==> flow/design.v <==
`timescale 1ns / 1ps
module valid_ready_FF #(
    parameter DATA_WIDTH = 128
)
(
    input clk,
    input reset,
    input                   i_valid,
    output                  i_ready,
    input  [DATA_WIDTH-1:0] i_data,
    output reg                  o_valid,
    input                       o_ready,
    output reg [DATA_WIDTH-1:0] o_data
);
    assign i_ready = o_ready | ~o_valid;
    always @(posedge clk) begin
        if(reset) begin
            o_valid <= 1'b0;
            o_data  <= 'd0;
        end
        else if(i_ready) begin
            o_valid <= i_valid;
            o_data  <= i_data;
        end
    end
endmodule
`timescale 1ns / 1ps
module dct_4x4 #(
    parameter PERF_OPT_ROW = 0,
    parameter PERF_OPT_COL = 0
)
(
    input clk,
    input reset,
    input          i_valid,
    output         i_ready,
    input  [255:0] i_data,
    output         o_valid,
    input          o_ready,
    output [255:0] o_data
);
    wire [127:0] i_data_128;
    wire         w_valid;
    wire         w_ready;
    wire [127:0] w_data;
    reg row_valid;
    reg col_valid;
    reg weight_valid;
    reg dct_valid;
    wire row_ready;
    wire col_ready;
    wire weight_ready;
    wire dct_ready;
    wire        [7:0] x[0:3][0:3];
    reg signed [11:0] row_out[0:3][0:3];
    reg signed [14:0] col_out[0:3][0:3];
    reg signed [19:0] weight_out[0:3][0:3];
    reg signed [15:0] dct_out[0:3][0:3];
    wire signed [5:0] coeff_A = 6'b0_00011;   
    wire signed [5:0] coeff_B = 6'b0_00101;   
    wire signed [5:0] coeff_C = 6'b0_01000;   
    genvar i,j;
    integer n, m;
    generate
        for(i=0; i<4; i=i+1) begin
            for(j=0; j<4; j=j+1) begin
                assign i_data_128[(32*i+8*j)+:8] = i_data[(64*i+16*j)+:8];
            end
        end
    endgenerate
    valid_ready_FF #(128) u_valid_ready_FF(
        clk, reset, i_valid, i_ready, i_data_128, w_valid, w_ready, w_data
    );
    generate
        for(i=0; i<4; i=i+1) begin
            for(j=0; j<4; j=j+1) begin
                assign x[i][j] = w_data[127-(32*i+8*j)-:8];
            end
        end
    endgenerate
    generate
    if(~PERF_OPT_ROW) begin
        assign w_ready = row_ready | ~row_valid;
        always @(posedge clk) begin
            if(reset) begin
                row_valid <= 'd0;
                for(n=0; n<4; n=n+1) begin
                    for(m=0; m<4; m=m+1) begin
                        row_out[n][m] <= 'd0;
                    end
                end
            end
            else if(w_ready) begin
                row_valid <= w_valid;
                row_out[0][0] <= x[0][0] + x[1][0] + x[2][0] + x[3][0];
                row_out[0][1] <= x[0][1] + x[1][1] + x[2][1] + x[3][1];
                row_out[0][2] <= x[0][2] + x[1][2] + x[2][2] + x[3][2];
                row_out[0][3] <= x[0][3] + x[1][3] + x[2][3] + x[3][3];
                row_out[1][0] <= (x[0][0]<<1) + x[1][0] - x[2][0] - (x[3][0]<<1);
                row_out[1][1] <= (x[0][1]<<1) + x[1][1] - x[2][1] - (x[3][1]<<1);
                row_out[1][2] <= (x[0][2]<<1) + x[1][2] - x[2][2] - (x[3][2]<<1);
                row_out[1][3] <= (x[0][3]<<1) + x[1][3] - x[2][3] - (x[3][3]<<1);
                row_out[2][0] <= x[0][0] - x[1][0] - x[2][0] + x[3][0];
                row_out[2][1] <= x[0][1] - x[1][1] - x[2][1] + x[3][1];
                row_out[2][2] <= x[0][2] - x[1][2] - x[2][2] + x[3][2];
                row_out[2][3] <= x[0][3] - x[1][3] - x[2][3] + x[3][3];
                row_out[3][0] <= x[0][0] - (x[1][0]<<1) + (x[2][0]<<1) - x[3][0];
                row_out[3][1] <= x[0][1] - (x[1][1]<<1) + (x[2][1]<<1) - x[3][1];
                row_out[3][2] <= x[0][2] - (x[1][2]<<1) + (x[2][2]<<1) - x[3][2];
                row_out[3][3] <= x[0][3] - (x[1][3]<<1) + (x[2][3]<<1) - x[3][3];
            end
        end
    end
    else if(PERF_OPT_ROW) begin
        assign w_ready = row_ready;
        always @(*) begin
            row_valid = w_valid;
            row_out[0][0] = x[0][0] + x[1][0] + x[2][0] + x[3][0];
            row_out[0][1] = x[0][1] + x[1][1] + x[2][1] + x[3][1];
            row_out[0][2] = x[0][2] + x[1][2] + x[2][2] + x[3][2];
            row_out[0][3] = x[0][3] + x[1][3] + x[2][3] + x[3][3];
            row_out[1][0] = (x[0][0]<<1) + x[1][0] - x[2][0] - (x[3][0]<<1);
            row_out[1][1] = (x[0][1]<<1) + x[1][1] - x[2][1] - (x[3][1]<<1);
            row_out[1][2] = (x[0][2]<<1) + x[1][2] - x[2][2] - (x[3][2]<<1);
            row_out[1][3] = (x[0][3]<<1) + x[1][3] - x[2][3] - (x[3][3]<<1);
            row_out[2][0] = x[0][0] - x[1][0] - x[2][0] + x[3][0];
            row_out[2][1] = x[0][1] - x[1][1] - x[2][1] + x[3][1];
            row_out[2][2] = x[0][2] - x[1][2] - x[2][2] + x[3][2];
            row_out[2][3] = x[0][3] - x[1][3] - x[2][3] + x[3][3];
            row_out[3][0] = x[0][0] - (x[1][0]<<1) + (x[2][0]<<1) - x[3][0];
            row_out[3][1] = x[0][1] - (x[1][1]<<1) + (x[2][1]<<1) - x[3][1];
            row_out[3][2] = x[0][2] - (x[1][2]<<1) + (x[2][2]<<1) - x[3][2];
            row_out[3][3] = x[0][3] - (x[1][3]<<1) + (x[2][3]<<1) - x[3][3];
        end
    end
    endgenerate
    generate
    if(~PERF_OPT_COL) begin
        assign row_ready = col_ready | ~col_valid;
        always @(posedge clk) begin
            if(reset) begin
                col_valid <= 'd0;
                for(n=0; n<4; n=n+1) begin
                    for(m=0; m<4; m=m+1) begin
                        col_out[n][m] <= 'd0;
                    end
                end
            end
            else if(row_ready) begin
                col_valid <= row_valid;
                col_out[0][0] <= row_out[0][0] + row_out[0][1] + row_out[0][2] + row_out[0][3];
                col_out[1][0] <= row_out[1][0] + row_out[1][1] + row_out[1][2] + row_out[1][3];
                col_out[2][0] <= row_out[2][0] + row_out[2][1] + row_out[2][2] + row_out[2][3];
                col_out[3][0] <= row_out[3][0] + row_out[3][1] + row_out[3][2] + row_out[3][3];
                col_out[0][1] <= (row_out[0][0]<<1) + row_out[0][1] - row_out[0][2] - (row_out[0][3]<<1);
                col_out[1][1] <= (row_out[1][0]<<1) + row_out[1][1] - row_out[1][2] - (row_out[1][3]<<1);
                col_out[2][1] <= (row_out[2][0]<<1) + row_out[2][1] - row_out[2][2] - (row_out[2][3]<<1);
                col_out[3][1] <= (row_out[3][0]<<1) + row_out[3][1] - row_out[3][2] - (row_out[3][3]<<1);
                col_out[0][2] <= row_out[0][0] - row_out[0][1] - row_out[0][2] + row_out[0][3];
                col_out[1][2] <= row_out[1][0] - row_out[1][1] - row_out[1][2] + row_out[1][3];
                col_out[2][2] <= row_out[2][0] - row_out[2][1] - row_out[2][2] + row_out[2][3];
                col_out[3][2] <= row_out[3][0] - row_out[3][1] - row_out[3][2] + row_out[3][3];
                col_out[0][3] <= row_out[0][0] - (row_out[0][1]<<1) + (row_out[0][2]<<1) - row_out[0][3];
                col_out[1][3] <= row_out[1][0] - (row_out[1][1]<<1) + (row_out[1][2]<<1) - row_out[1][3];
                col_out[2][3] <= row_out[2][0] - (row_out[2][1]<<1) + (row_out[2][2]<<1) - row_out[2][3];
                col_out[3][3] <= row_out[3][0] - (row_out[3][1]<<1) + (row_out[3][2]<<1) - row_out[3][3];
            end
        end
    end
    else if(PERF_OPT_COL) begin
        assign row_ready = col_ready;
        always @(*) begin
            col_valid = row_valid;
            col_out[0][0] = row_out[0][0] + row_out[0][1] + row_out[0][2] + row_out[0][3];
            col_out[1][0] = row_out[1][0] + row_out[1][1] + row_out[1][2] + row_out[1][3];
            col_out[2][0] = row_out[2][0] + row_out[2][1] + row_out[2][2] + row_out[2][3];
            col_out[3][0] = row_out[3][0] + row_out[3][1] + row_out[3][2] + row_out[3][3];
            col_out[0][1] = (row_out[0][0]<<1) + row_out[0][1] - row_out[0][2] - (row_out[0][3]<<1);
            col_out[1][1] = (row_out[1][0]<<1) + row_out[1][1] - row_out[1][2] - (row_out[1][3]<<1);
            col_out[2][1] = (row_out[2][0]<<1) + row_out[2][1] - row_out[2][2] - (row_out[2][3]<<1);
            col_out[3][1] = (row_out[3][0]<<1) + row_out[3][1] - row_out[3][2] - (row_out[3][3]<<1);
            col_out[0][2] = row_out[0][0] - row_out[0][1] - row_out[0][2] + row_out[0][3];
            col_out[1][2] = row_out[1][0] - row_out[1][1] - row_out[1][2] + row_out[1][3];
            col_out[2][2] = row_out[2][0] - row_out[2][1] - row_out[2][2] + row_out[2][3];
            col_out[3][2] = row_out[3][0] - row_out[3][1] - row_out[3][2] + row_out[3][3];
            col_out[0][3] = row_out[0][0] - (row_out[0][1]<<1) + (row_out[0][2]<<1) - row_out[0][3];
            col_out[1][3] = row_out[1][0] - (row_out[1][1]<<1) + (row_out[1][2]<<1) - row_out[1][3];
            col_out[2][3] = row_out[2][0] - (row_out[2][1]<<1) + (row_out[2][2]<<1) - row_out[2][3];
            col_out[3][3] = row_out[3][0] - (row_out[3][1]<<1) + (row_out[3][2]<<1) - row_out[3][3];
        end
    end
    endgenerate
    assign col_ready = weight_ready | ~weight_valid;
    always @(posedge clk) begin
        if(reset) begin
            weight_valid <= 'd0;
            for(n=0; n<4; n=n+1) begin
                for(m=0; m<4; m=m+1) begin
                    weight_out[n][m] <= 'd0;
                end
            end
        end
        else if(col_ready) begin
            weight_valid <= col_valid;
            weight_out[0][0] <= coeff_C * col_out[0][0];
            weight_out[0][1] <= coeff_B * col_out[0][1];
            weight_out[0][2] <= coeff_C * col_out[0][2];
            weight_out[0][3] <= coeff_B * col_out[0][3];
            weight_out[1][0] <= coeff_B * col_out[1][0];
            weight_out[1][1] <= coeff_A * col_out[1][1];
            weight_out[1][2] <= coeff_B * col_out[1][2];
            weight_out[1][3] <= coeff_A * col_out[1][3];
            weight_out[2][0] <= coeff_C * col_out[2][0];
            weight_out[2][1] <= coeff_B * col_out[2][1];
            weight_out[2][2] <= coeff_C * col_out[2][2];
            weight_out[2][3] <= coeff_B * col_out[2][3];
            weight_out[3][0] <= coeff_B * col_out[3][0];
            weight_out[3][1] <= coeff_A * col_out[3][1];
            weight_out[3][2] <= coeff_B * col_out[3][2];
            weight_out[3][3] <= coeff_A * col_out[3][3];
        end
    end
    assign dct_ready    = o_ready;
    assign weight_ready = dct_ready | ~dct_valid;
    always @(posedge clk) begin
        if(reset) begin
            dct_valid <= 'd0;
            for(n=0; n<4; n=n+1) begin
                for(m=0; m<4; m=m+1) begin
                    dct_out[n][m] <= 'd0;
                end
            end
        end
        else if(weight_ready) begin
            dct_valid <= weight_valid;
            dct_out[0][0] <= {weight_out[0][0][19], weight_out[0][0][15:5], weight_out[0][0][4:1]};
            dct_out[0][1] <= {weight_out[0][1][19], weight_out[0][1][15:5], weight_out[0][1][4:1]};
            dct_out[0][2] <= {weight_out[0][2][19], weight_out[0][2][15:5], weight_out[0][2][4:1]};
            dct_out[0][3] <= {weight_out[0][3][19], weight_out[0][3][15:5], weight_out[0][3][4:1]};
            dct_out[1][0] <= {weight_out[1][0][19], weight_out[1][0][15:5], weight_out[1][0][4:1]};
            dct_out[1][1] <= {weight_out[1][1][19], weight_out[1][1][15:5], weight_out[1][1][4:1]};
            dct_out[1][2] <= {weight_out[1][2][19], weight_out[1][2][15:5], weight_out[1][2][4:1]};
            dct_out[1][3] <= {weight_out[1][3][19], weight_out[1][3][15:5], weight_out[1][3][4:1]};
            dct_out[2][0] <= {weight_out[2][0][19], weight_out[2][0][15:5], weight_out[2][0][4:1]};
            dct_out[2][1] <= {weight_out[2][1][19], weight_out[2][1][15:5], weight_out[2][1][4:1]};
            dct_out[2][2] <= {weight_out[2][2][19], weight_out[2][2][15:5], weight_out[2][2][4:1]};
            dct_out[2][3] <= {weight_out[2][3][19], weight_out[2][3][15:5], weight_out[2][3][4:1]};
            dct_out[3][0] <= {weight_out[3][0][19], weight_out[3][0][15:5], weight_out[3][0][4:1]};
            dct_out[3][1] <= {weight_out[3][1][19], weight_out[3][1][15:5], weight_out[3][1][4:1]};
            dct_out[3][2] <= {weight_out[3][2][19], weight_out[3][2][15:5], weight_out[3][2][4:1]};
            dct_out[3][3] <= {weight_out[3][3][19], weight_out[3][3][15:5], weight_out[3][3][4:1]};
        end
    end
    assign o_valid = dct_valid;
    assign o_data = {
        dct_out[0][0], dct_out[0][1], dct_out[0][2], dct_out[0][3],
        dct_out[1][0], dct_out[1][1], dct_out[1][2], dct_out[1][3],
        dct_out[2][0], dct_out[2][1], dct_out[2][2], dct_out[2][3],
        dct_out[3][0], dct_out[3][1], dct_out[3][2], dct_out[3][3]
    };
endmodule
`timescale 1ns / 1ps
module dct_4x4_core (
    input          clk,
    input          reset,
    input          i_valid,
    output         i_ready,
    input  [255:0] i_data,
    output         o_valid,
    input          o_ready,
    output [255:0] o_data
);
    dct_4x4 #(
        .PERF_OPT_ROW(1),
        .PERF_OPT_COL(1)
    ) u_dct_4x4 (
        .clk    (clk),
        .reset  (reset),
        .i_valid(i_valid),
        .i_ready(i_ready),
        .i_data (i_data),
        .o_valid(o_valid),
        .o_ready(o_ready),
        .o_data (o_data)
    );
endmodule
# From RTL to reports: dct_4x4_core
# Tool output for the design above, in the order of the flow.
# Lines are those of the file above, counted from 1.
# Library cell names are shortened.
# The mark - stands for no value.
# inputs
design,dct_4x4_core
clock,clk
cell_library,sky130hd
corner,tt_025C_1v80

# Word level
# Yosys after proc, flatten, opt, wreduce and memory -nomap, before mapping. Enables and synchronous resets that opt folds into registers are not counted as muxes. Print and check cells are not counted. Equal cells are merged and count once.
# op_classes
muxes,0
n_shift,0
equal,0
n_addsub,96
bitwise,10
div_mod_pow,0
cmp,0
n_mul,12
reduce_logical,0
# ops
cell,count
4-bit by 15-bit multiplier with 19-bit output (first input constant),8
3-bit by 15-bit multiplier with 18-bit output (first input constant),4
12-bit by 8-bit adder with 12-bit output,12
12-bit by 8-bit subtractor with 12-bit output,12
15-bit by 12-bit adder with 15-bit output,8
13-bit by 12-bit adder with 14-bit output,8
14-bit by 12-bit subtractor with 15-bit output,4
14-bit by 13-bit adder with 15-bit output,4
15-bit by 12-bit subtractor with 15-bit output,4
15-bit by 13-bit subtractor with 15-bit output,4
12-bit by 13-bit subtractor with 14-bit output,4
13-bit by 12-bit subtractor with 14-bit output,4
12-bit by 12-bit adder with 13-bit output,4
12-bit by 12-bit subtractor with 13-bit output,4
12-bit by 9-bit adder with 12-bit output,4
12-bit by 9-bit subtractor with 12-bit output,4
8-bit by 9-bit subtractor with 10-bit output,4
9-bit by 8-bit adder with 10-bit output,4
8-bit by 8-bit adder with 9-bit output,4
8-bit by 8-bit subtractor with 9-bit output,4
1-bit OR,5
1-bit NOT,5
# bits
ram_bits,0
input_bits,260
latch_bits,0
output_inout_bits,258
clocked_rd_ports_x_width,0
n_memories,0
regBits,1113
romBits,0
elab_cells,188

# Logic depth
# Yosys ltp: most cells in a row. Word level: on the elaborated netlist, between registers, memories and ports. Mapped: between sequential cells and ports; inverters and the memories' decode and read muxes count.
# logic_depth
depth_word,6
abc_area,0
mapped_depth,20
mapped_depth_nobuf,20

# After synthesis
# Yosys stat after the flow's synthesis: flattened, memories mapped to cells. It holds for the ABC_AREA given above (unset counts as 0); a run with the other value may have another netlist.
# The area totals of this step are shown rounded.
# mapped
seq_area_um2,20940
n_buf,373
ffs,1046
area_um2,76340
cells,9079
# types
type,count,area_total_um2
dfxtp_1,1046,2.09E+04
ha_1,966,1.21E+04
fa_1,445,8.91E+03
nand2_1,1779,6.68E+03
a21oi_1,1183,5.92E+03
xnor2_1,341,2.99E+03
inv_1,654,2.45E+03
o21ai_0,254,1.27E+03
nor2_1,333,1.25E+03
a21o_1,165,1.24E+03
xor2_1,140,1.23E+03
a211oi_1,135,1.01E+03
clkbuf_1,254,953.414
nand3_1,124,620.595
o21a_1,81,608.083
nor3_1,118,590.566
o21bai_1,76,570.547
nor2b_1,85,531.76
# Other cell types: 67; their cells: 900.
# The figures by module come from a second, unflattened synthesis with its own total; it is not the netlist above.
# unflattened
hier_cells,8666
area_unflattened_um2,75610
# Rows give one instance, submodules left out.
# modules
mod,n_cells,mod_area_um2,seq_area_um2,n_inst
dct_4x4,8079,69720,18300,1
valid_ready_FF (DATA_WIDTH=128),587,5891,2582,1
dct_4x4_core,0,0.0,0.0,1

# Worst setup path after synthesis
# Source: OpenSTA report_checks on the synthesized netlist (no wires, ideal clock, input and output delay 20% of the period each), path of least setup slack; recovery checks are left aside. Register names are those of the netlist, which keeps one name where synthesis merged equal registers.
# synth_timing
path_kind,flip-flop to flip-flop
from,register u_dct_4x4.row_out
to,register u_dct_4x4.col_out
setup_ns,0.119
clock_period_ns,5.0
path_slack_ns,0.671
path_delay_ns,4.330
n_path_buf,0
path_stages,19
arrival_time_ns,4.211
required_time_ns,4.881
launch_ns,0.000
synth_period_reached_ns,4.329
# "path_delay_ns" = arrival - input delay + setup time.
# "path_stages": output pins that drive a net of the path, with the launching flip-flop's if there is one; two outputs of one cell count as two.
# "synth_period_reached_ns" = period - worst setup slack (recovery checks aside). The figure is calculated, with input and output delays left at 20% of the set period.
# Where an end lacks its bit number, it is one bit of the signal, or one of the new flip-flops if synthesis recoded a state register.
# Between the ends stands the longest chain of elaborated cells between them, by number of cells; it is not shown to be the way that was timed. Of several equally long chains one is given.
# A line is the first line of the expression or statement that the cell stems from. Yosys adds cells for indexed reads and writes and turns some case tables into memories.
# synth_via
path_cell_list,dfxtp_1 > fa_1 > inv_1 > ha_1 > or2_1 > fa_1 > a21o_1 > a21oi_1 > o21a_1 > nor3_1 > a2111oi_1 > xnor2_1 > ha_1 > nor2b_1 > o21ai_0 > nand2b_1 > a221oi_1 > xor2_1 > o21ai_1
elab_chain_cells,2
cells_between,2
lines_between,1
cone_classes,add/sub: 2
# synth_rtl
element,line_no,rtl
"start, declared",55,reg signed [11:0] row_out[0:3][0:3];
"start, assigned",89,row_out[n][m] <= 'd0;
13-bit by 12-bit subtractor with 14-bit output,160,col_out[1][2] <= row_out[1][0] - row_out[1][1] - row_out[1][2] + row_out[1][3];
15-bit by 12-bit adder with 15-bit output,160,
"end, assigned",145,col_out[n][m] <= 'd0;
"end, declared",56,reg signed [14:0] col_out[0:3][0:3];

# Worst path after layout
# From the final timing report of record 1: the path of least setup slack in the routed layout; clock arrival at registers is part of the times.
# layout_timing
path_kind,flip-flop to flip-flop
from,register u_dct_4x4.row_out
to,register u_dct_4x4.col_out
arrival_time_ns,4.91
n_path_buf,1
path_slack_ns,-0.53
path_stages,20
setup_ns,0.11
launch_ns,0.80
required_time_ns,4.38
clock_period_ns,3.71
# Where an end lacks its bit number, it is one bit of the signal, or one of the new flip-flops if synthesis recoded a state register.
# Between the ends stands the longest chain of elaborated cells between them, by number of cells; it is not shown to be the way that was timed. Of several equally long chains one is given.
# layout_via
path_cell_list,dfxtp_2 > fa_1 > inv_1 > ha_2 > or2_4 > fa_2 > a21o_1 > a21oi_4 > o21a_1 > nor3_2 > a2111oi_4 > a21oi_2 > xor2_1 > ha_1 > buf_4 > nand3_2 > nor2_1 > a221oi_2 > xor2_1 > o21ai_1
elab_chain_cells,3
cells_between,3
lines_between,1
cone_classes,add/sub: 3
# layout_rtl
element,line_no,rtl
"start, declared",55,reg signed [11:0] row_out[0:3][0:3];
"start, assigned",89,row_out[n][m] <= 'd0;
12-bit by 12-bit subtractor with 13-bit output,160,col_out[1][2] <= row_out[1][0] - row_out[1][1] - row_out[1][2] + row_out[1][3];
13-bit by 12-bit subtractor with 14-bit output,160,
15-bit by 12-bit adder with 15-bit output,160,
"end, assigned",145,col_out[n][m] <= 'd0;
"end, declared",56,reg signed [14:0] col_out[0:3][0:3];

## Implementation results

Design dct_4x4_core on sky130hd. What follows are 2 stored runs of the flow, each under its own settings; their order means nothing. The constraints put input and output delay at 20% of the set period each and load the outputs with 0.01 pF.
"timing.achieved_period_ns": clock period set for the run, less the worst setup slack. It is reckoned from that one timing run; input and output delays stay at 20% of the period that was set.
"worst_path_time_ns" means the part of the period allowed to the worst setup path (the constraints hold back 20% at inputs and 20% at outputs) less its slack; where the path has registers, the arrival times of their clocks count too.
The results are shown rounded.

Record 1, flow files:
==> flow/run.sh <==
#!/bin/bash
# the make line also repeats the synthesis and layout settings of config.mk as NAME=value (left out here)
make -C /OpenROAD-flow-scripts/flow DESIGN_CONFIG=/design/flow/config.mk WORK_HOME=/design/flow/orfs CLKGATE_MAP_FILE= finish
==> flow/config.mk <==
export PLATFORM = sky130hd
export DESIGN_NAME = dct_4x4_core
export DESIGN_NICKNAME = dct_4x4_core
export VERILOG_FILES = /design/flow/design.v
export SDC_FILE = /design/flow/constraint.sdc
export NUM_CORES = 4
export LEC_CHECK = 0
export CAP_MARGIN = 20
export CELL_PAD_IN_SITES_DETAIL_PLACEMENT = 2
export CORE_MARGIN = 2
export CORE_UTILIZATION = 32
export MIN_ROUTING_LAYER = met1
export PLACE_DENSITY_LB_ADDON = 0.07
export SETUP_SLACK_MARGIN = 0.96
export SLEW_MARGIN = 20
export TNS_END_PERCENT = 75
==> flow/constraint.sdc <==
create_clock -name core_clock -period 3.71 [get_ports {clk}]
set_input_delay 0.7420 -clock core_clock [delete_from_list [all_inputs] [get_ports {clk}]]
set_output_delay 0.7420 -clock core_clock [all_outputs]
set_load 0.01 [all_outputs]

==> results of record 1, as CSV <==
result,value
design.die.area_um2,242500
synthArea_um2,76340
worst_path_time_ns,4.24
path_kind,"flip-flop to flip-flop"
worst_setup_slack_ns,-0.532
setupTns_ns,-11.27
timing.achieved_period_ns,4.242
post_route_stdcell_area_um2,102800

Record 2, flow files:
==> flow/run.sh <==
#!/bin/bash
# the make line also repeats the synthesis and layout settings of config.mk as NAME=value (left out here)
make -C /OpenROAD-flow-scripts/flow DESIGN_CONFIG=/design/flow/config.mk WORK_HOME=/design/flow/orfs CLKGATE_MAP_FILE= finish
==> flow/config.mk <==
export PLATFORM = sky130hd
export DESIGN_NAME = dct_4x4_core
export DESIGN_NICKNAME = dct_4x4_core
export VERILOG_FILES = /design/flow/design.v
export SDC_FILE = /design/flow/constraint.sdc
export NUM_CORES = 4
export LEC_CHECK = 0
export ABC_AREA = 1
export CAP_MARGIN = 20
export CORE_MARGIN = 2
export CORE_UTILIZATION = 34
export CTS_CLUSTER_DIAMETER = 55
export CTS_CLUSTER_SIZE = 69
export HOLD_SLACK_MARGIN = 0.25
export MAX_ROUTING_LAYER = met4
export PLACE_DENSITY_LB_ADDON = 0.28
export SETUP_SLACK_MARGIN = 0.34
export SLEW_MARGIN = 0
==> flow/constraint.sdc <==
create_clock -name core_clock -period 4.0 [get_ports {clk}]
set_input_delay 0.8000 -clock core_clock [delete_from_list [all_inputs] [get_ports {clk}]]
set_output_delay 0.8000 -clock core_clock [all_outputs]
set_load 0.01 [all_outputs]

==> results of record 2, as CSV <==
result,value
worst_path_time_ns,3.62
path_kind,"flip-flop to flip-flop"
synthArea_um2,81330
design.die.area_um2,243100
worst_setup_slack_ns,0.383
post_route_stdcell_area_um2,97020
timing.achieved_period_ns,3.617
setupTns_ns,0.000
